==> flow/design.v <==
`timescale 1ns / 1ps
module mult_gen_0(
    CLK,
    A,
    B,
    P
);
input              CLK;
input      [7:0]   A;
input      [7:0]   B;
output     [7:0]   P;
reg [7:0]  a_reg;
reg [7:0]  b_reg;
reg [7:0]  p_reg0;
reg [7:0]  p_reg1;
assign P = p_reg1;
always @(posedge CLK) begin
    a_reg  <= A;
    b_reg  <= B;
    p_reg0 <= a_reg * b_reg;
    p_reg1 <= p_reg0;
end
endmodule
`timescale 1ns / 1ps
module pe(
clk, 
rst,
in_data, 
in_weight, 
in_psum,
in_data_update, 
in_weight_update, 
in_psum_update,
out_psum, 
out_psum_vld
    );
parameter WIDTH             = 8;
parameter PIPELINE_STAGE    = 3;
input                               clk;
input                               rst;
input   [WIDTH - 1 : 0]             in_data;
input   [WIDTH - 1 : 0]             in_weight;
input   [WIDTH - 1 : 0]         in_psum;
input                               in_data_update;
input                               in_weight_update;
input                               in_psum_update;
output  [WIDTH - 1 : 0]         out_psum;
output                              out_psum_vld;
reg     [WIDTH - 1 : 0]             in_data_reg;
reg     [WIDTH - 1 : 0]             in_weight_reg;
reg     [WIDTH - 1 : 0]             in_psum_reg;
wire                                in_update;
wire    [WIDTH - 1 : 0]         out_mult;
reg     [WIDTH - 1 : 0]         in_psum_pipeline        [0 : PIPELINE_STAGE - 1];
reg                                 out_psum_vld_pipeline   [0 : PIPELINE_STAGE];
integer i;
mult_gen_0 mult_unit (
  .CLK(clk),   
  .A(in_data_reg),       
  .B(in_weight_reg),       
  .P(out_mult)       
);
assign in_update = (in_data_update | in_weight_update | in_psum_update);
assign out_psum = in_psum_pipeline[PIPELINE_STAGE-1] + out_mult;
assign out_psum_vld = out_psum_vld_pipeline[PIPELINE_STAGE];
always @(posedge clk) begin
    if(rst) begin
        in_data_reg <= 0;
        in_weight_reg <= 0;
        in_psum_reg <= 0;
    end
    else begin
        if(in_data_update) begin
            in_data_reg <= in_data;
        end
        if(in_weight_update) begin
            in_weight_reg <= in_weight;
        end
        if(in_psum_update) begin
            in_psum_reg <= in_psum;
        end
    end
end
always @(posedge clk) begin
    if(rst) begin
        for(i = 0; i <= PIPELINE_STAGE; i = i + 1) begin: zero_init_out_psum_vld
            out_psum_vld_pipeline[i] <= 0;
        end 
    end
    else begin
        out_psum_vld_pipeline[0] <= in_update;
        for(i = 0; i < PIPELINE_STAGE; i = i + 1) begin: pipeline_stage_out_psum_vld
            out_psum_vld_pipeline[i+1] <= out_psum_vld_pipeline[i];
        end 
    end
end
always @(posedge clk) begin
    if(rst) begin
        for(i = 0; i <= PIPELINE_STAGE - 1; i = i + 1) begin: zero_init_in_psum
            in_psum_pipeline[i] <= 0;
        end 
    end
    else begin
        in_psum_pipeline[0] <= in_psum_reg;
        for(i = 0; i < PIPELINE_STAGE - 1; i = i + 1) begin: pipeline_stage_in_psum
            in_psum_pipeline[i+1] <= in_psum_pipeline[i];
        end 
    end
end
endmodule
`timescale 1ns / 1ps
module pmul(
clk,rst,
in_update,
in_data2,
in_data1,
in_data0,
in_weight2,
in_weight1,
in_weight0,
psum,
psum_vld
    );
    parameter WIDTH = 8;
    input clk;
    input rst;
    input [WIDTH-1:0] in_data2;
    input [WIDTH-1:0] in_data1;
    input [WIDTH-1:0] in_data0;
    input [WIDTH-1:0] in_weight2;
    input [WIDTH-1:0] in_weight1;
    input [WIDTH-1:0] in_weight0;
    input wire        in_update;
    output [WIDTH-1:0]psum;
    output            psum_vld;
    wire [2:0] out_psum_vld;
    wire [WIDTH-1:0] out_psum [0:2];
    assign psum = out_psum[2] + out_psum[1] + out_psum[0];
    assign psum_vld = (out_psum_vld == 3'b111);
    pe pe2( .clk(clk), .rst(rst), 
            .in_data(in_data2), .in_weight(in_weight2), .in_psum(0), 
            .in_data_update(in_update), .in_weight_update(in_update), .in_psum_update(in_update), 
            .out_psum(out_psum[2]), .out_psum_vld(out_psum_vld[2]));
    pe pe1( .clk(clk), .rst(rst), 
            .in_data(in_data1), .in_weight(in_weight1), .in_psum(0), 
            .in_data_update(in_update), .in_weight_update(in_update), .in_psum_update(in_update), 
            .out_psum(out_psum[1]), .out_psum_vld(out_psum_vld[1]));
    pe pe0( .clk(clk), .rst(rst), 
            .in_data(in_data0), .in_weight(in_weight0), .in_psum(0), 
            .in_data_update(in_update), .in_weight_update(in_update), .in_psum_update(in_update), 
            .out_psum(out_psum[0]), .out_psum_vld(out_psum_vld[0]));
endmodule
`timescale 1ns / 1ps
module pcore(
    clk,rst,
    in_update,  
    activate2,
    activate1,
    activate0,
    weight2,
    weight1,
    weight0,
    out_psum,
    out_psum_vld
    );
    parameter WIDTH = 8;
    input wire                      clk,rst,in_update;
    input  wire [3*WIDTH-1:0]       activate2;
    input  wire [3*WIDTH-1:0]       activate1;
    input  wire [3*WIDTH-1:0]       activate0;
    input  wire [3*WIDTH-1:0]       weight2;
    input  wire [3*WIDTH-1:0]       weight1;
    input  wire [3*WIDTH-1:0]       weight0;
    output wire [WIDTH-1:0]         out_psum;
    output wire                     out_psum_vld;
    wire        [WIDTH-1:0]         psum[0:2];
    wire        [2:0]               psum_vld;
    assign out_psum = psum[2] + psum[1] + psum[0];
    assign out_psum_vld = psum_vld[2] & psum_vld[1] & psum_vld[0];
    pmul #(.WIDTH(WIDTH))p2(.clk(clk), .rst(rst), 
         .in_update(in_update), 
         .in_data2(activate2[3*WIDTH-1:2*WIDTH]), .in_data1(activate2[2*WIDTH-1:1*WIDTH]), .in_data0(activate2[1*WIDTH-1:0]), 
         .in_weight2(weight2[3*WIDTH-1:2*WIDTH]), .in_weight1(weight2[2*WIDTH-1:1*WIDTH]), .in_weight0(weight2[1*WIDTH-1:0]), 
         .psum(psum[2]), .psum_vld(psum_vld[2]));
    pmul #(.WIDTH(WIDTH))p1(.clk(clk), .rst(rst), 
         .in_update(in_update), 
         .in_data2(activate1[3*WIDTH-1:2*WIDTH]), .in_data1(activate1[2*WIDTH-1:1*WIDTH]), .in_data0(activate1[1*WIDTH-1:0]), 
         .in_weight2(weight1[3*WIDTH-1:2*WIDTH]), .in_weight1(weight1[2*WIDTH-1:1*WIDTH]), .in_weight0(weight1[1*WIDTH-1:0]), 
         .psum(psum[1]), .psum_vld(psum_vld[1]));
    pmul #(.WIDTH(WIDTH))p0(.clk(clk), .rst(rst), 
         .in_update(in_update), 
         .in_data2(activate0[3*WIDTH-1:2*WIDTH]), .in_data1(activate0[2*WIDTH-1:1*WIDTH]), .in_data0(activate0[1*WIDTH-1:0]), 
         .in_weight2(weight0[3*WIDTH-1:2*WIDTH]), .in_weight1(weight0[2*WIDTH-1:1*WIDTH]), .in_weight0(weight0[1*WIDTH-1:0]), 
         .psum(psum[0]), .psum_vld(psum_vld[0]));
endmodule
`timescale 1ns / 1ps
module computing_core(
clk,rst,
load_done,
activate0,
activate1,
activate2,
weight0,
weight1,
weight2,
weight3,
out_psum0,
out_psum1,
out_psum2,
out_psum3,
out_psum_vld
    );
    parameter WIDTH = 8;
    input  wire                 clk,rst,load_done;
    input  wire  [9*WIDTH-1:0]   weight0,weight1,weight2,weight3;
    input  wire [3*WIDTH-1:0]   activate0;
    input  wire [3*WIDTH-1:0]   activate1;
    input  wire [3*WIDTH-1:0]   activate2;
    output wire [WIDTH-1:0]     out_psum0;
    output wire [WIDTH-1:0]     out_psum1;
    output wire [WIDTH-1:0]     out_psum2;
    output wire [WIDTH-1:0]     out_psum3;
    output wire                 out_psum_vld;
    wire [3:0]      psum_vld;
    assign out_psum_vld = psum_vld[0] & psum_vld[1] & psum_vld[2] & psum_vld[3];
    pcore #(.WIDTH(WIDTH))p0(.clk(clk), .rst(rst), .in_update(load_done),
            .activate2(activate0),
            .activate1(activate1),
            .activate0(activate2),
            .weight2({weight0[64+:8], weight0[56+:8], weight0[48+:8]}),
            .weight1({weight0[40+:8], weight0[32+:8], weight0[24+:8]}),
            .weight0({weight0[16+:8], weight0[8+:8],  weight0[0+:8]}),
            .out_psum(out_psum0), .out_psum_vld(psum_vld[0]));
    pcore #(.WIDTH(WIDTH))p1(.clk(clk), .rst(rst), .in_update(load_done),
            .activate2(activate0),
            .activate1(activate1),
            .activate0(activate2),
            .weight2({weight1[64+:8], weight1[56+:8], weight1[48+:8]}),
            .weight1({weight1[40+:8], weight1[32+:8], weight1[24+:8]}),
            .weight0({weight1[16+:8], weight1[8+:8] , weight1[0+:8]}),
            .out_psum(out_psum1), .out_psum_vld(psum_vld[1]));
    pcore #(.WIDTH(WIDTH))p2(.clk(clk), .rst(rst), .in_update(load_done),
            .activate2(activate0),
            .activate1(activate1),
            .activate0(activate2),
            .weight2({weight2[64+:8], weight2[56+:8], weight2[48+:8]}),
            .weight1({weight2[40+:8], weight2[32+:8], weight2[24+:8]}),
            .weight0({weight2[16+:8], weight2[8+:8] , weight2[0+:8]}),
            .out_psum(out_psum2), .out_psum_vld(psum_vld[2]));
    pcore #(.WIDTH(WIDTH))p3(.clk(clk), .rst(rst), .in_update(load_done),
            .activate2(activate0),
            .activate1(activate1),
            .activate0(activate2),
            .weight2({weight3[64+:8], weight3[56+:8], weight3[48+:8]}),
            .weight1({weight3[40+:8], weight3[32+:8], weight3[24+:8]}),
            .weight0({weight3[16+:8], weight3[8+:8] , weight3[0+:8]}),
            .out_psum(out_psum3), .out_psum_vld(psum_vld[3]));
endmodule
======== Reports on computing_core ========
The steps from the RTL of computing_core to its reports follow in flow order.
Line numbers count from 1 in the design file above.
Operators carry their Yosys type and port widths (W data, S select, Z words).
Library cell names are shortened.
The mark -- stands for no value.
inputs
  design top .............................. computing_core
  clock ................................... clk
  library ................................. sky130hd
  corner .................................. tt_025C_1v80

======== Word-level counts ========
Counts by Yosys on the flattened word-level netlist (proc, flatten, opt, wreduce). Print and check cells are left out. Cells with the same type and inputs are merged into one.
operators by class
  equality and inequality tests ........... 1
  add/sub/neg operators ................... 32
  multipliers ............................. 36
operator list
  cell                  count
  $mul A8 B8 Y8         36
  $add A8 B8 Y8         32
  $eq A3 B3 Y1 const B  1
storage and ports
  output and inout port bits .............. 33
  register bits ........................... 1300
  input port bits ......................... 363
  word-level cells ........................ 235

======== Depth ========
Yosys ltp: most cells in a row. Word level: on the elaborated netlist, between registers, memories and ports. Mapped: between sequential cells and ports; inverters and the memories' decode and read muxes count.
logic depth
  depth after elaboration ................. 4
  ABC_AREA ................................ 0
  gate-level depth with buffers ........... 16
  depth with buffers taken out ............ 15

======== Netlist ========
Yosys stat after the flow's synthesis: flattened, memories mapped to cells. It holds for the ABC_AREA given above (unset counts as 0); a run with the other value may have another netlist.
Totals and module areas in this step are rounded.
mapped netlist
  buffers ................................. 188
  sequential part of the area ............. 26000 µm²
  mapped flip-flops ....................... 1300
  mapped cells ............................ 6579
  synthesis area .......................... 69400 µm²
cell types
  cell type  count
  dfxtp_1    1300
  fa_1       612
  ha_1       608
  xnor2_1    581
  and2_1     810
  inv_1      1029
  mux2i_1    360
  nand2_1    480
  nor2_1     364
  a21o_1     78
  xor2_1     64
  clkbuf_1   121
  a21oi_1    84
  buf_4      40
  buf_2      23
  xnor2_2    7
  buf_6      4
  nand2_2    6
Other cell types: 2; their cells: 8.
The figures by module come from a second, unflattened synthesis with its own total; it is not the netlist above.
second synthesis, totals
  cell total of the unflattened synthesis .. 11997
  area (unflattened synthesis) ............ 130000 µm²
Each row is one instance without its submodules.
modules
  module            area (µm²)  times used  seq. area (µm²)  cells
  pe                1890        36          1040             178
  mult_gen_0        1530        36          641              134
  pmul #(WIDTH=8)   442         12          0.0              48
  pcore #(WIDTH=8)  438         4           0.0              47
  computing_core    8.8         1           0.0              1

======== Worst setup path after synthesis ========
Source: OpenSTA report_checks on the synthesized netlist (no wires, ideal clock, input and output delay 20% of the period each), path of least setup slack; recovery checks are left aside. Register names are those of the netlist, which keeps one name where synthesis merged equal registers.
timing post-synthesis
  path type ............................... flip-flop to output port
  start point ............................. register p3.p2.pe0.mult_unit.p_reg1[2]
  end point ............................... output out_psum3[6]
  launch time at the first pin ............ 0 ps
  arrival time ............................ 3485 ps
  path delay .............................. 3485 ps
  clock period ............................ 6500 ps
  driving pins on the path ................ 13
  path slack .............................. 1715 ps
  required time ........................... 5200 ps
  period reached after synthesis .......... 4785 ps
"path delay" is the arrival time less input delay plus setup time.
At an output port there is no setup time.
"driving pins on the path" counts driving pins, that of a launching flip-flop among them; a cell with two outputs on the path counts twice.
"period reached after synthesis" = period - worst setup slack (recovery checks aside). The figure is calculated, with input and output delays left at 20% of the set period.
The rows between start and end are the longest chain of elaborated cells between them; the timing report does not say that the signal goes this way. Where chains are equally long, one stands for them.
Each line given opens the expression or statement behind the cell; cells for indexed reads and writes are added by Yosys, which also makes memories of some case tables.
between the ends, post-synthesis
  cells stage by stage .................... dfxtp_1 > fa_1 > fa_1 > fa_1 > inv_1 > fa_1 > inv_1 > ha_1 > fa_1 > a21oi_1 > nor2_1 > nor2_1 > xnor2_1
  length of the longest elaborated chain .. 3
  elaborated cells between the ends (all ways) .. 3
  source lines of those cells ............. 2
RTL lines, path post-synthesis
  element           line  RTL
  start, declared   15    reg [7:0]  p_reg1;
  start, assigned   21    p_reg1 <= p_reg0;
  $add A8 B8 Y8     138   assign psum = out_psum[2] + out_psum[1] + out_psum[0];
  $add A8 B8 Y8 x2  178   assign out_psum = psum[2] + psum[1] + psum[0];
  end, declared     222   output wire [WIDTH-1:0]     out_psum3;

======== Path in the finished layout ========
Path of least setup slack in the final report of entry A (OpenROAD, finished layout, wires in). Where an end is a register, its clock arrival counts in the times.
The report prints the path's times to 10 ps; the period is as set.
timing post-layout
  path type ............................... flip-flop to output port
  start point ............................. register p3.p0.pe0.mult_unit.p_reg1[2]
  end point ............................... output out_psum3[6]
  arrival time ............................ 4620 ps
  clock period ............................ 4340 ps
  driving pins on the path ................ 16
  required time ........................... 3470 ps
  path slack .............................. -1140 ps
  launch time at the first pin ............ 780 ps
The rows between start and end are the longest chain of elaborated cells between them; the timing report does not say that the signal goes this way. Where chains are equally long, one stands for them.
between the ends, post-layout
  cells stage by stage .................... dfxtp_2 > inv_2 > fa_1 > inv_2 > fa_1 > fa_1 > inv_1 > fa_1 > inv_2 > ha_4 > fa_2 > a21oi_2 > nor2_1 > nor2_2 > xnor2_2 > buf_2
  length of the longest elaborated chain .. 2
  elaborated cells between the ends (all ways) .. 2
  source lines of those cells ............. 2
RTL lines, path post-layout
  element          line  RTL
  start, declared  15    reg [7:0]  p_reg1;
  start, assigned  21    p_reg1 <= p_reg0;
  $add A8 B8 Y8    138   assign psum = out_psum[2] + out_psum[1] + out_psum[0];
  $add A8 B8 Y8    178   assign out_psum = psum[2] + psum[1] + psum[0];
  end, declared    222   output wire [WIDTH-1:0]     out_psum3;

==> runs of computing_core <==
computing_core through Yosys and OpenROAD on sky130hd: 2 stored runs, unordered, with their settings and measured results. The constraints put input and output delay at 20% of the set period each and load the outputs with 0.01 pF.
By "clock period reached" is meant the clock period of the run minus its worst setup slack. This is arithmetic on one report: input and output delays are still those of the set period (20% each).
"critical setup path time": the worst setup path's part of the clock period (all of it between registers, 20% less for each end at a port) less its slack. A launch clock that arrives late makes it longer, a capture clock that arrives late makes it shorter.
"total power of the final layout" rests on the timing tool's default activity at the inputs, not on a simulated workload.
"critical setup path time" is known to 10 ps.
The measured numbers are rounded.

======== entry A ========
==> flow/run.sh <==
#!/bin/bash
# the make line also repeats the synthesis and layout settings of config.mk as NAME=value (left out here)
make -C /OpenROAD-flow-scripts/flow DESIGN_CONFIG=/design/flow/config.mk WORK_HOME=/design/flow/orfs CLKGATE_MAP_FILE= finish
==> flow/config.mk <==
export PLATFORM = sky130hd
export DESIGN_NAME = computing_core
export DESIGN_NICKNAME = computing_core
export VERILOG_FILES = /design/flow/design.v
export SDC_FILE = /design/flow/constraint.sdc
export NUM_CORES = 4
export LEC_CHECK = 0
export CAP_MARGIN = 20
export CELL_PAD_IN_SITES_DETAIL_PLACEMENT = 2
export CELL_PAD_IN_SITES_GLOBAL_PLACEMENT = 2
export CORE_MARGIN = 8
export CORE_UTILIZATION = 37
export CTS_CLUSTER_SIZE = 38
export GPL_TIMING_DRIVEN = 1
export MIN_ROUTING_LAYER = met1
export PLACE_DENSITY = 0.45
export SLEW_MARGIN = 20
export TNS_END_PERCENT = 100
==> flow/constraint.sdc <==
create_clock -name core_clock -period 4.34 [get_ports {clk}]
set_input_delay 0.8680 -clock core_clock [delete_from_list [all_inputs] [get_ports {clk}]]
set_output_delay 0.8680 -clock core_clock [all_outputs]
set_load 0.01 [all_outputs]

-------- measured, entry A --------
  clock period reached .................... 5484 ps
  smallest hold slack ..................... 313 ps
  total negative slack on setup checks .... -19400 ps
  total die area .......................... 202000 µm²
  setup slack of the worst path ........... -1140 ps
  utilization after routing ............... 44.4%
  critical setup path time ................ 4620 ps
  critical path kind ...................... flip-flop to output port
  standard-cell area after layout ......... 83000 µm²
  post-synthesis cell area ................ 69400 µm²
  total power of the final layout ......... 36.7 mW

======== entry B ========
==> flow/run.sh <==
#!/bin/bash
# the make line also repeats the synthesis and layout settings of config.mk as NAME=value (left out here)
make -C /OpenROAD-flow-scripts/flow DESIGN_CONFIG=/design/flow/config.mk WORK_HOME=/design/flow/orfs CLKGATE_MAP_FILE= finish
==> flow/config.mk <==
export PLATFORM = sky130hd
export DESIGN_NAME = computing_core
export DESIGN_NICKNAME = computing_core
export VERILOG_FILES = /design/flow/design.v
export SDC_FILE = /design/flow/constraint.sdc
export NUM_CORES = 4
export LEC_CHECK = 0
export CAP_MARGIN = 20
export CORE_ASPECT_RATIO = 1.69
export CORE_MARGIN = 2
export CORE_UTILIZATION = 48
export CTS_CLUSTER_DIAMETER = 340
export CTS_CLUSTER_SIZE = 10
export GPL_ROUTABILITY_DRIVEN = 1
export PLACE_DENSITY_LB_ADDON = 0.18
export SLEW_MARGIN = 5
==> flow/constraint.sdc <==
create_clock -name core_clock -period 6.5 [get_ports {clk}]
set_input_delay 1.3000 -clock core_clock [delete_from_list [all_inputs] [get_ports {clk}]]
set_output_delay 1.3000 -clock core_clock [all_outputs]
set_load 0.01 [all_outputs]

-------- measured, entry B --------
  clock period reached .................... 6356 ps
  smallest hold slack ..................... 302 ps
  total negative slack on setup checks .... 0 ps
  total die area .......................... 148000 µm²
  setup slack of the worst path ........... 144 ps
  utilization after routing ............... 55.1%
  critical setup path time ................ 5060 ps
  critical path kind ...................... flip-flop to output port
  standard-cell area after layout ......... 79300 µm²
  post-synthesis cell area ................ 69400 µm²
  total power of the final layout ......... 21.5 mW
